==> flow/design.v <==
`timescale 1ns / 1ps
module D_flipflop(
    input D,
    input clk,
    input en,
    input reset,
	 output reg Q
    );
always @ (posedge clk or negedge reset)
if (!reset)
Q <= 1'b0;
else if (en)
Q <= D;
endmodule
`timescale 1ns / 1ps
module Debouncing(
    input In,
    input clk,
    input en,
	 input rst,
    output X
    );
	 wire temp1,temp2,temp3;
D_flipflop ONE(In,clk,en,rst,temp1),
			  TWO(temp1,clk,en,rst,temp2),
			  Three(temp2,clk,en,rst,temp3);
assign X= temp1 && temp2 && temp3 ;
endmodule
`timescale 1ns / 1ps
module Rising_Edge_Detector(
input LEVEL,
input clk,
input en,
input rst,
output Z
    );
reg [1:0] state, nextState;
parameter ONE=2'b00, ZERO=2'b01, EDGE=2'b10, X = 2'b11 ;
always @ (LEVEL or state)  begin
 case (state)
 ONE: if (LEVEL) nextState = ONE;
	else nextState = ZERO;
 ZERO: if (LEVEL) nextState = EDGE;
	else nextState = ZERO;
 EDGE: if (LEVEL) nextState = ONE;
	else nextState = ZERO;
 default:
	nextState = X;
 endcase
 end
always @ (posedge clk or negedge rst) begin
 if(!rst) state <= ZERO;
 else if (en) state <= nextState;
end
assign Z = (state == EDGE);
endmodule
`timescale 1ns / 1ps
module ClockDivider( clk, tick, rst);
	input clk,rst;
	output tick;
	reg out;
	integer i;
	assign tick = (i >= 3) && !out;
	always@(posedge clk or negedge rst) begin
		if(!rst) begin
			i <= 0;
			out <= 1'b0;
		end
		else begin
				if(i<3)
					i <= i+1;
				else begin
					out <= !out;
					i <= 0;
				end
			end
	end
endmodule
`timescale 1ns / 1ps
module UpCounter_SyncReset(clk, en, rst, Q);
input clk, en, rst;
output reg [1:0] Q;
always @ (posedge clk or negedge rst) begin
	if(!rst)
		Q<=2'b00;  
	else if (en) begin
		if(Q == 2'b11)
			Q<=2'b00;
		else
			Q<=Q+1'b1;
			end
end
endmodule
`timescale 1ns / 1ps
module dec(
	input [5:0] sec,
	input [3:0] min2,
	input [3:0] min1,
	input [3:0] H2,
	input [2:0] H1,
	input condition,
	input [3:0] Amin2,
	input [3:0] Amin1,
	input [3:0] AH2,
	input [1:0] AH1,
	input clk,
	input tick,
	input reset,
	output reg [6:0] out,
	output reg [3:0]selector
	);
	reg [6:0] out_min2;
	reg [6:0] out_min1;
	reg [6:0] out_H2;
	reg [6:0] out_H1;
	reg [6:0] out_Amin2;
	reg [6:0] out_Amin1;
	reg [6:0] out_AH2;
	reg [6:0] out_AH1;
always @ (*)
begin
	 case (min2)
			4'b0000: out_min2=7'b0000001;  
			4'b0001: out_min2=7'b1001111;  
			4'b0010: out_min2=7'b0010010;
			4'b0011: out_min2=7'b0000110; 
			4'b0100: out_min2=7'b1001100; 
			4'b0101: out_min2=7'b0100100;
			4'b0110: out_min2=7'b0100000;  
			4'b0111: out_min2=7'b0001111; 
			4'b1000: out_min2=7'b0000000; 
			4'b1001: out_min2=7'b0000100;
			4'b1010: out_min2=7'b0001000;  
			4'b1111: out_min2=7'b1101010;  
			default: out_min2=7'b1111111;  
		endcase
case (min1)
			4'b0000: out_min1=7'b0000001;  
			4'b0001: out_min1=7'b1001111;  
			4'b0010: out_min1=7'b0010010;
			4'b0011: out_min1=7'b0000110; 
			4'b0100: out_min1=7'b1001100; 
			4'b0101: out_min1=7'b0100100;
			4'b0110: out_min1=7'b0100000;  
			4'b0111: out_min1=7'b0001111; 
			4'b1000: out_min1=7'b0000000; 
			4'b1001: out_min1=7'b0000100;
			4'b1010: out_min1=7'b1110000;  
			4'b1111: out_min1=7'b0001000;  
			default: out_min1=7'b1111111;  
		endcase
		case (H2)
			4'b0000: out_H2=7'b0000001;  
			4'b0001: out_H2=7'b1001111;  
			4'b0010: out_H2=7'b0010010;
			4'b0011: out_H2=7'b0000110; 
			4'b0100: out_H2=7'b1001100; 
			4'b0101: out_H2=7'b0100100;
			4'b0110: out_H2=7'b0100000;  
			4'b0111: out_H2=7'b0001111; 
			4'b1000: out_H2=7'b0000000; 
			4'b1001: out_H2=7'b0000100; 
			4'b1010: out_H2=7'b0010000;  
			4'b1111: out_H2=7'b1110001;  
			default: out_H2=7'b1111111;  
		endcase
		case (H1)
			3'b000: out_H1=7'b0000001;  
			3'b001: out_H1=7'b1001111;  
			3'b010: out_H1=7'b0010010;
			3'b011: out_H1=7'b0100100;		 
			3'b111: out_H1=7'b0001000;		 
			default: out_H1=7'b1111111;  
		endcase
case (Amin2)
			4'b0000: out_Amin2=7'b0000001;  
			4'b0001: out_Amin2=7'b1001111;  
			4'b0010: out_Amin2=7'b0010010;
			4'b0011: out_Amin2=7'b0000110; 
			4'b0100: out_Amin2=7'b1001100; 
			4'b0101: out_Amin2=7'b0100100;
			4'b0110: out_Amin2=7'b0100000;  
			4'b0111: out_Amin2=7'b0001111; 
			4'b1000: out_Amin2=7'b0000000; 
			4'b1001: out_Amin2=7'b0000100;
			default: out_Amin2=7'b1111111;  
		endcase
case (Amin1)
			4'b0000: out_Amin1=7'b0000001;  
			4'b0001: out_Amin1=7'b1001111;  
			4'b0010: out_Amin1=7'b0010010;
			4'b0011: out_Amin1=7'b0000110; 
			4'b0100: out_Amin1=7'b1001100; 
			4'b0101: out_Amin1=7'b0100100;
			4'b0110: out_Amin1=7'b0100000;  
			4'b0111: out_Amin1=7'b0001111; 
			4'b1000: out_Amin1=7'b0000000; 
			4'b1001: out_Amin1=7'b0000100;
			default: out_Amin1=7'b1111111;  
		endcase
		case (AH2)
			4'b0000: out_AH2=7'b0000001;  
			4'b0001: out_AH2=7'b1001111;  
			4'b0010: out_AH2=7'b0010010;
			4'b0011: out_AH2=7'b0000110; 
			4'b0100: out_AH2=7'b1001100; 
			4'b0101: out_AH2=7'b0100100;
			4'b0110: out_AH2=7'b0100000;  
			4'b0111: out_AH2=7'b0001111; 
			4'b1000: out_AH2=7'b0000000; 
			4'b1001: out_AH2=7'b0000100; 
			default: out_AH2=7'b1111111;  
		endcase
		case (AH1)
			2'b00: out_AH1=7'b0000001;  
			2'b01: out_AH1=7'b1001111;  
			2'b10: out_AH1=7'b0010010;	
			default: out_AH1=7'b1111111;  
		endcase
end
wire [1:0] kk;
UpCounter_SyncReset clock_only(clk,tick,reset,kk);
always @(*)
if(condition==1'b1)
	case(kk) 
	2'b00:begin selector= 4'b1110; out=out_Amin2; end
	2'b01:begin selector= 4'b1101; out=out_Amin1; end
	2'b10:begin selector= 4'b1011; out=out_AH2; end
	2'b11:begin selector= 4'b0111; out=out_AH1; end
	endcase	
else
	case(kk) 
	2'b00:begin selector= 4'b1110; out=out_min2; end
	2'b01:begin selector= 4'b1101; out=out_min1; end
	2'b10:begin selector= 4'b1011; out=out_H2; end
	2'b11:begin selector= 4'b0111; out=out_H1; end
	endcase
endmodule
`timescale 1ns / 1ps
module clk1 (
	input clk,
	input rst,
	input clr,
	output rise,
	output reg out);
	integer i;
	assign rise = !clr && (i >= 5) && !out;
	always@(posedge clk or negedge rst) begin
		if(!rst) begin
			i <= 0;
			out <= 1'b0;
		end
		else if(clr) begin
			i <= 0;
			out <= 1'b0;
		end
		else begin
				if(i<5)
					i <= i+1;
				else begin
					out <= !out;
					i <= 0;
				end
			end
	end
endmodule
`timescale 1ns / 1ps
module clk2 (
	input clk,
	input rst,
	input clr,
	output rise,
	output reg out);
	integer i;
	assign rise = !clr && (i >= 799) && !out;
	always@(posedge clk or negedge rst) begin
		if(!rst) begin
			i <= 0;
			out <= 1'b0;
		end
		else if(clr) begin
			i <= 0;
			out <= 1'b0;
		end
		else begin
				if(i<799)
					i <= i+1;
				else begin
					out <= !out;
					i <= 0;
				end
			end
	end
endmodule
`timescale 1ns / 1ps
module clk3 (
	input clk,
	input rst,
	input clr,
	output rise,
	output reg out);
	integer i;
	assign rise = !clr && (i >= 24) && !out;
	always@(posedge clk or negedge rst) begin
		if(!rst) begin
			i <= 0;
			out <= 1'b0;
		end
		else if(clr) begin
			i <= 0;
			out <= 1'b0;
		end
		else begin
				if(i<24)
					i <= i+1;
				else begin
					out <= !out;
					i <= 0;
				end
			end
	end
endmodule
`timescale 1ns / 1ps
module I2s(
	 input CLK,
	 input rst,
	 input enable,
	 output S_CLK,
	 output LR_CLK,
	 output M_CLK,
	 output reg Sin
    );
wire [15:0] data= 16'b1101101101101110;
wire clk1,clk2,clk3;
wire rise1,rise2,rise3;
clk1  five_hundred_500KHz	 (CLK,rst,!enable,rise1,clk1);
clk2  four_4KHz			 	 (CLK,rst,!enable,rise2,clk2);
clk3 thirty_two_times_128KHz(CLK,rst,!enable,rise3,clk3);
assign M_CLK = clk1;
assign LR_CLK = clk2;
assign S_CLK = clk3;
integer i;
always @(posedge CLK or negedge rst)
begin
	if (!rst)
		begin
		i <=0;
		Sin <= 1'b0;
		end
	else if (!enable)
		begin
		i <=0;
		Sin <= 1'b0;
		end
	else if (rise3)
		begin
		Sin<=data[i[3:0]];
		i <= i+1;
		end
end
endmodule
`timescale 1ns / 1ps
module digital_loc(
    input key_a,
    input key_b,
    input key_c,
    input key_d,
    input reset,
	 input clk,
    output [6:0] postion_state,
	 output  [3:0] x,
	 output reg [1:0] Led2,
	 output  [3:0] selector,
	 output reg dot,
	 output S_CLK,
	 output LR_CLK,
	 output M_CLK,
	 output  Sin
    );
	  wire tick;
	 reg [3:0] min2; reg[3:0] min1; reg[2:0] H1; reg [3:0] H2;
	 reg [3:0] A_min2; reg [3:0] A_min1; reg [1:0] A_H1; reg [3:0] A_H2;
	 reg [5:0] sec;
	 ClockDivider twohundredHZ(clk, tick, reset);
	 wire tempa, tempb, tempc, tempd;
	 Debouncing a(key_a,clk,tick,reset,tempa),
					b(key_b,clk,tick,reset,tempb),
					c(key_c,clk,tick,reset,tempc),
					d(key_d,clk,tick,reset,tempd);
	 wire tempAA,tempBB,tempCC,tempDD;
	Rising_Edge_Detector		AA(tempa,clk,tick,reset,tempAA),
									BB(tempb,clk,tick,reset,tempBB),
									CC(tempc,clk,tick,reset,tempCC),
									DD(tempd,clk,tick,reset,tempDD);
integer interal_counter;
reg alarm_sound;
reg [20:0] old_value;
reg condition_alarm;
 reg [3:0] state, nextState;
parameter state_Clock=4'b0001        ,state_Adjust_min2= 4'b0010;
parameter state_Adjust_min1= 4'b0011 ,state_Adjust_H2= 4'b0100;
parameter state_Adjust_H1= 4'b0101   ,state_Adjust_Amin2= 4'b0110;
parameter state_Adjust_Amin1= 4'b0111,state_Adjust_AH2= 4'b1000;
parameter state_Adjust_AH1= 4'b1001  ,state_Pause=4'b1010;
parameter state_Stop_A= 4'b1011      , state_Adjust_X=4'b1111;
assign x = state;
always @(*)
	condition_alarm = (state == state_Adjust_Amin2) || (state == state_Adjust_Amin1) ||
	                  (state == state_Adjust_AH2)   || (state == state_Adjust_AH1);
always @ (*)
if(!tempAA && !tempBB   )
	nextState=state;
else
 case (state)
	state_Clock: begin if(tempAA) nextState = state_Adjust_min2;
	else if(tempBB) nextState =state_Pause;
	else  nextState = state_Clock; end
	state_Pause: begin if(tempBB) nextState=state_Clock;
	else nextState=state_Pause; end
	state_Adjust_min2: begin if(tempAA) nextState= state_Adjust_min1;
	else nextState= state_Clock; end
	state_Adjust_min1: begin if(tempAA) nextState= state_Adjust_H2;
	else nextState= state_Clock; end
	state_Adjust_H2: begin if(tempAA) nextState= state_Adjust_H1;
	else nextState= state_Clock; end
	state_Adjust_H1: begin if(tempAA) nextState= state_Adjust_Amin2;
	else nextState= state_Clock; end
	state_Adjust_Amin2: begin if(tempAA) nextState= state_Adjust_Amin1;
	else nextState= state_Clock; end
	state_Adjust_Amin1: begin if(tempAA) nextState= state_Adjust_AH2;
	else nextState= state_Clock; end
	state_Adjust_AH2:begin if(tempAA) nextState= state_Adjust_AH1;
	else nextState= state_Clock; end
	state_Adjust_AH1:begin if(tempAA) nextState= state_Adjust_min2;
	else nextState= state_Clock; end
 default: nextState = state_Adjust_X;
 endcase
always @ (posedge clk or negedge reset)
begin
	if(!reset)
		state <= state_Clock;
	else if(tick)
		state <= nextState;
end
always @(posedge clk or negedge reset)
	if(!reset )
			begin
				min2<=0;
				min1<=0;
				H1 <=0;
				H2 <=0;
				sec<=0;
				A_min2<=0;
				A_min1<=4'b0000;
				A_H1 <=0;
				A_H2 <=0;
				Led2<=2'b00;
				alarm_sound<=0;
				interal_counter<=0;
				dot<=0;
				old_value<=21'b0;
			end
else if(tick) begin
if(interal_counter<199)
					interal_counter<=interal_counter+1;
else begin
							interal_counter<=0;
							dot<=!dot;
if(state == state_Pause) begin min2<=min2; min1<=min1; H1<=H1; H2<=H2; dot<=0; end   
else if(Led2==2'b11)
							begin
							Led2<=2'b00; alarm_sound<=0; sec<=old_value[5:0];
							min2<=old_value[9:6]; min1<= old_value[13:10]; H2<= old_value[17:14]; H1<= old_value[20:18];
							old_value <=21'b000000000000000000000;
							end
else begin
							if(sec == 6'b111011)
								begin
								sec <= 6'b000000;
								if(min2==4'b1001)
									begin
									min2<=4'b0000;
									if(min1==4'b0101)
										begin
										min1<=4'b0000;
										if( (H1==3'b010) && (H2==4'b0011) )
											begin H1<=3'b000; H2<=4'b0000; end
										else if(H2==4'b1001)
											begin H2<=4'b0000; H1<=H1+1'b1; end
										else
											H2<=H2+1'b1;
										end
									else
										min1<=min1+1'b1;
									end
								else
									min2<=min2+1'b1;
								end
							else
								sec <= sec+1'b1;
							if( (H1==A_H1) && (H2==A_H2) && (min1==A_min1) && (min2==A_min2) && (sec==6'b000000))
								begin
								Led2<=2'b11; alarm_sound<=1;
								old_value <={H1,H2,min1,min2,(sec+1'b1)};
								min2<= 4'b1111; min1<= 4'b1111; H2<= 4'b1111; H1<= 3'b111;
								end
		end
		end
if((state != state_Clock) && (state != state_Pause))
		begin
		dot<=0;
		begin min2<=min2; min1<=min1; H1<=H1; H2<=H2; end
		 if((tempCC==1) && (state == state_Adjust_min2))
			if(min2==4'b1001)
					min2 <= 4'b0000;
			else	min2<=min2+1'b1;
	else if((tempCC==1) && (state == state_Adjust_min1))
			if(min1==4'b0101)
					min1 <= 4'b0000;
			else	min1<=min1+1'b1;
	else if((tempCC==1) && (state == state_Adjust_H2))
			if( H2==4'b1001)
					H2<=4'b0000;
			else
					H2<=H2+1'b1;
	else if((tempCC==1) && (state == state_Adjust_H1))
			if(H1==3'b010)
				H1<=3'b000;
			else	H1<=H1+1'b1;
	else if((tempCC==1) && (state == state_Adjust_Amin2))
			begin
			if(A_min2==4'b1001)
					A_min2 <= 4'b0000;
			else	A_min2<= A_min2+1'b1;
			end
	else if((tempCC==1) && (state == state_Adjust_Amin1))
			begin
			if(A_min1==4'b0101)
					A_min1 <= 4'b0000;
			else	A_min1<=A_min1+1'b1;
			end
	else if((tempCC==1) && (state == state_Adjust_AH2))
			begin
			if( A_H2==4'b1001)
					A_H2<=4'b0000;
			else
					A_H2<=A_H2+1'b1;
			end
	else if((tempCC==1) && (state == state_Adjust_AH1))
			begin
			if(A_H1==2'b10)
				A_H1<=2'b00;
			else	A_H1<=A_H1+1'b1;
			end
if((tempDD==1) && (state == state_Adjust_min2))
			if( min2==0)
					min2<= 4'b1001;
			else
					min2<=min2-1'b1;
	else if((tempDD==1) && (state == state_Adjust_min1))
			if(min1==0)
				min1 <= 4'b0101;
			else
				min1<=min1-1'b1;
	else if((tempDD==1) && (state == state_Adjust_H2))
			if( H2==0)
				H2<=4'b1001;
			else
				H2<=H2-1'b1;
	else if((tempDD==1) && (state == state_Adjust_H1))
			if (H1==0)
				H1 <= 3'b010;
			else
				H1 <= H1-1'b1;
	else if((tempDD==1) && (state == state_Adjust_Amin2))
			begin
			if( A_min2==0)
					A_min2<= 4'b1001;
			else
					A_min2<=A_min2-1'b1;
			end
	else if((tempDD==1) && (state == state_Adjust_Amin1))
			begin
			if(A_min1==0)
				A_min1 <= 4'b0101;
			else
				A_min1<=A_min1-1'b1;
			end
	else if((tempDD==1) && (state == state_Adjust_AH2))
			begin
			if( A_H2==0)
				A_H2<=4'b1001;
			else
				A_H2<=A_H2-1'b1;
			end
	else if((tempDD==1) && (state == state_Adjust_AH1))
			begin
			if (A_H1==0)
				A_H1 <= 2'b10;
			else
				A_H1 <= A_H1-1'b1;
			end
end
end
I2s sound(clk,reset,alarm_sound,S_CLK,LR_CLK,M_CLK,Sin);
dec print_satus(sec,min2,min1,H2,H1,condition_alarm,A_min2, A_min1, A_H2,A_H1,clk,tick,reset, postion_state,selector);
endmodule
# Step by step through the tools: digital_loc
# What the tools print for digital_loc, step after step.
# Line numbers count from 1 in the design file above.
# The mark - stands for no value.
# setup
top_module	digital_loc
clock_port	clk
lib	sky130hd
corner	tt_025C_1v80

# After elaboration
# Yosys after proc, flatten, opt, wreduce and memory -nomap, before mapping. Memory bits, and registers merged into a memory's read port (data or address), are not among the register bits. Print and check cells are not counted. Equal cells are merged and count once.
# Memory sizes are those after Yosys's memory passes, which may raise the word count (mostly to a power of two), join words into wider ones and drop unused or constant bits.
# classes
n_cmp	7
n_eq	49
reduce_logical	76
bitwise	3
shifts	1
mux	180
addsub	24
# ops
op	n
4-bit two-way mux	87
32-bit two-way mux	10
32-bit by 2-bit adder with 32-bit output with constant B	6
3-bit two-way mux	24
7-bit case mux with 4-bit select	2
2-bit two-way mux	27
21-bit two-way mux	2
4-bit case mux with 10-bit select	1
7-bit case mux with 5-bit select	1
1-bit logical AND	34
32-bit by 11-bit < comparator with 1-bit output with constant B	1
32-bit by 3-bit greater-or-equal comparator with 1-bit output with constant B	1
32-bit by 3-bit < comparator with 1-bit output with constant B	1
32-bit by 4-bit < comparator with 1-bit output with constant B	1
32-bit by 6-bit greater-or-equal comparator with 1-bit output with constant B	1
32-bit by 6-bit < comparator with 1-bit output with constant B	1
32-bit by 9-bit < comparator with 1-bit output with constant B	1
4-bit equality test with constant B	7
4-bit by 1-bit adder with 4-bit output with constant B	6
4-bit by 1-bit subtractor with 4-bit output with constant B	6
4-bit by 3-bit equality test with 1-bit output with constant B	6
4-bit zero test	6
7-bit case mux with 3-bit select	1
1-bit two-way mux	17
16-bit by 4-bit indexed select with 1-bit output with constant A	1
2-bit equality test with constant B	8
4-bit case mux with 4-bit select	1
2-bit case mux with 2-bit select	4
# Other operator kinds: 37; their cells: 76.
# bits
mem_bits_ro	672
register_bits	283
memories	6
# mem_list
memory	size	word_bits	read_ports	write_ports	line_no	source
(no name shown)	16	7	1	0	122	case (min2)
(no name shown)	16	7	1	0	137	case (min1)
(no name shown)	16	7	1	0	152	case (H2)
(no name shown)	16	7	1	0	175	case (Amin2)
(no name shown)	16	7	1	0	188	case (Amin1)
(no name shown)	16	7	1	0	201	case (AH2)

# Longest topological paths
# Yosys ltp: most cells in a row. Word level: on the elaborated netlist, between registers, memories and ports. Mapped: between sequential cells and ports; inverters and the memories' decode and read muxes count.
# depth
ltp_word	18
abc_area	0
ltp_mapped	9

# After synthesis
# Yosys stat after the flow's synthesis: flattened, memories mapped to cells. It holds for the ABC_AREA given above (unset counts as 0); a run with the other value may have another netlist.
# The area totals of this step are shown rounded.
# by_type
type	n	area_total_um2
sky130_fd_sc_hd__dfrtp_1	252	6.31E+03
sky130_fd_sc_hd__ha_1	72	900.864
sky130_fd_sc_hd__nor2_1	238	893.357
sky130_fd_sc_hd__xor2_1	86	753.222
sky130_fd_sc_hd__nand2_1	185	694.416
sky130_fd_sc_hd__xnor2_1	72	630.605
sky130_fd_sc_hd__o21ai_0	109	545.523
sky130_fd_sc_hd__a21oi_1	89	445.427
sky130_fd_sc_hd__nand3_1	82	410.394
sky130_fd_sc_hd__inv_1	85	319.056
sky130_fd_sc_hd__clkbuf_1	77	289.027
sky130_fd_sc_hd__nor4_1	46	287.776
sky130_fd_sc_hd__nor3_1	49	245.235
sky130_fd_sc_hd__nand4_1	37	231.472
sky130_fd_sc_hd__mux2i_1	23	230.221
sky130_fd_sc_hd__and3_1	36	225.216
sky130_fd_sc_hd__mux2_2	18	202.694
sky130_fd_sc_hd__and4_1	17	148.893
# Not listed: further types 66, cells in them 271.
# mapped
mapped_cells	1844
ff_cells	257
synth_area_mm2	0.016
sequential_area_mm2	0.006437
n_buf	91
# By module: a second synthesis without flattening, with its own total; a netlist apart from the flattened one above.
# unflattened
hier_cells	1884
hier_area_mm2	0.01672
# Rows give one instance, submodules left out.
# by_module
mod	area_mm2	seq_area_mm2	n_cells	n_inst
digital_loc	0.006351	0.002354	750	1
clk1	0.001838	0.0008258	192	1
clk3	0.001814	0.0008258	189	1
dec	0.001805	0	268	1
ClockDivider	0.001774	0.0008258	183	1
clk2	0.001769	0.0008258	193	1
D_flipflop	0.00004	0.000025	2	12
Rising_Edge_Detector	0.0001201	0.0000763	12	4
I2s	0.0002928	0.0001251	27	1
UpCounter_SyncReset	0.0000888	0.00005	6	1
Debouncing	0.0000063	0	1	4

# Path before layout
# Source: OpenSTA report_checks on the synthesized netlist (no wires, ideal clock, input and output delay 20% of the period each), path of least setup slack; recovery checks are left aside. Register names are those of the netlist, which keeps one name where synthesis merged equal registers.
# synth_timing
kind	register to output
start	register print_satus.clock_only.Q[1]
end	output postion_state[0]
stages	10
arrival_ps	1921
path_slack_ps	6079
delay_ps	1921
period_ps	10000
period_less_setup_slack_ps	3921
# "delay_ps" is the arrival time less input delay plus setup time.
# At an output port there is no setup time.
# "stages" counts driving pins, that of a launching flip-flop among them; a cell with two outputs on the path counts twice.
# "period_less_setup_slack_ps" is the clock period less the worst setup slack; recovery checks do not enter. This is arithmetic on one report: input and output delays are still those of the set period (20% each).
# Between the ends stands the longest chain of elaborated cells between them, by number of cells; it is not shown to be the way that was timed. Of several equally long chains one is given.
# Each line given opens the expression or statement behind the cell; cells for indexed reads and writes are added by Yosys, which also makes memories of some case tables.
# At most two assigning lines are given for a register; there are more.
# synth_via
cell_sequence	sky130_fd_sc_hd__dfrtp_1 sky130_fd_sc_hd__inv_1 sky130_fd_sc_hd__ha_1 sky130_fd_sc_hd__clkbuf_1 sky130_fd_sc_hd__inv_1 sky130_fd_sc_hd__a21oi_1 sky130_fd_sc_hd__o21ai_0 sky130_fd_sc_hd__o211a_1 sky130_fd_sc_hd__mux4_2 sky130_fd_sc_hd__inv_1
elab_chain_cells	3
# synth_lines
item	line_no	source
from (decl)	82	output reg [1:0] Q;
from (assign)	85	Q<=2'b00;
from (assign)	90	Q<=Q+1'b1;
2-bit equality test	232	case(kk)
7-bit case mux with 4-bit select	232
7-bit two-way mux	224	if(condition==1'b1)
to (decl)	370	output [6:0] postion_state,

# Timing after layout
# Path of least setup slack in the final report of stored run 1 (OpenROAD, finished layout, wires in). Where an end is a register, its clock arrival counts in the times.
# The path's times are printed in steps of 10 ps; the period is the one set.
# layout_timing
kind	register to output
start	register A_H2[2]
end	output postion_state[4]
stages	8
arrival_ps	3000
path_slack_ps	-70
period_ps	3660
# Between the ends stands the longest chain of elaborated cells between them, by number of cells; it is not shown to be the way that was timed. Of several equally long chains one is given.
# A memory read counts as a cell of the chain, while the word-level depth stops at memories.
# At most two assigning lines are given for a register; there are more.
# layout_via
cell_sequence	sky130_fd_sc_hd__dfrtp_1 sky130_fd_sc_hd__nor2_1 sky130_fd_sc_hd__nand2_1 sky130_fd_sc_hd__nand2_1 sky130_fd_sc_hd__a22oi_1 sky130_fd_sc_hd__nand3_1 sky130_fd_sc_hd__a32o_1 sky130_fd_sc_hd__clkdlybuf4s50_1
elab_chain_cells	3
# layout_lines
item	line_no	source
from (decl)	382	reg [3:0] A_min2; reg [3:0] A_min1; reg [1:0] A_H1; reg [3:0] A_H2;
from (assign)	547	A_H2<=A_H2+1'b1;
from (assign)	594	A_H2<=A_H2-1'b1;
memory read 16 x 7 bit	201	case (AH2)
7-bit case mux with 4-bit select	225	case(kk)
7-bit two-way mux	224	if(condition==1'b1)
to (decl)	370	output [6:0] postion_state,

# Module digital_loc, platform sky130hd: 3 stored runs of the flow (Yosys, OpenROAD) with differing settings, in no particular order. Input and output delays are each 20% of the period that was set; the output load is 0.01 pF.
# "achievedPeriod_ps" means the clock period less the worst setup slack. The figure is calculated, with input and output delays left at 20% of the set period.
# "worst_path_time_ps" is the time allowed to the run's worst setup path (the clock period less input and output delay, where it has them) less its slack. Clock arrival times count: a late capture clock shortens it, a late launch clock lengthens it.
# "totalPower_mw" rests on the timing tool's default activity at the inputs, not on a simulated workload.
# "worst_path_time_ps" is known to 10 ps.
# The measured numbers are rounded.
# Among the settings, n/a means not set for that run.
run name	CELL_PAD_IN_SITES_DETAIL_PLACEMENT	CELL_PAD_IN_SITES_GLOBAL_PLACEMENT	CORE_ASPECT_RATIO	CORE_MARGIN	CORE_UTILIZATION	CTS_CLUSTER_DIAMETER	GPL_ROUTABILITY_DRIVEN	GPL_TIMING_DRIVEN	MAX_ROUTING_LAYER	MIN_ROUTING_LAYER	PLACE_DENSITY	TNS_END_PERCENT	period_ns	CAP_MARGIN	SLEW_MARGIN	CTS_CLUSTER_SIZE	HOLD_SLACK_MARGIN	yosys_chip_area_mm2	die_footprint_mm2	cell_area_final_mm2	finalUtil_pct	fin_ws_ps	setup_tns_ps	totalPower_mw	achievedPeriod_ps	worst_path_time_ps	worstPathKind
stored run 1	2	1	0.84	2	40	32	0	1	met4	met2	0.45	75	3.66	20	20	n/a	n/a	0.016	0.04163	0.01969	49.7	-68	-68	9.344	3728	3000	register to output
stored run 2	1	n/a	n/a	10	46	n/a	0	1	met4	n/a	n/a	55	4.87	20	30	84	-0.08	0.016	0.04265	0.01767	51.3	564	0	4.464	4306	3330	register to output
stored run 3	1	1	0.84	2	40	32	0	1	met5	met2	0.45	75	8.2	20	20	n/a	n/a	0.016	0.04163	0.01912	48.2	3009	0	4.181	5191	3550	register to output
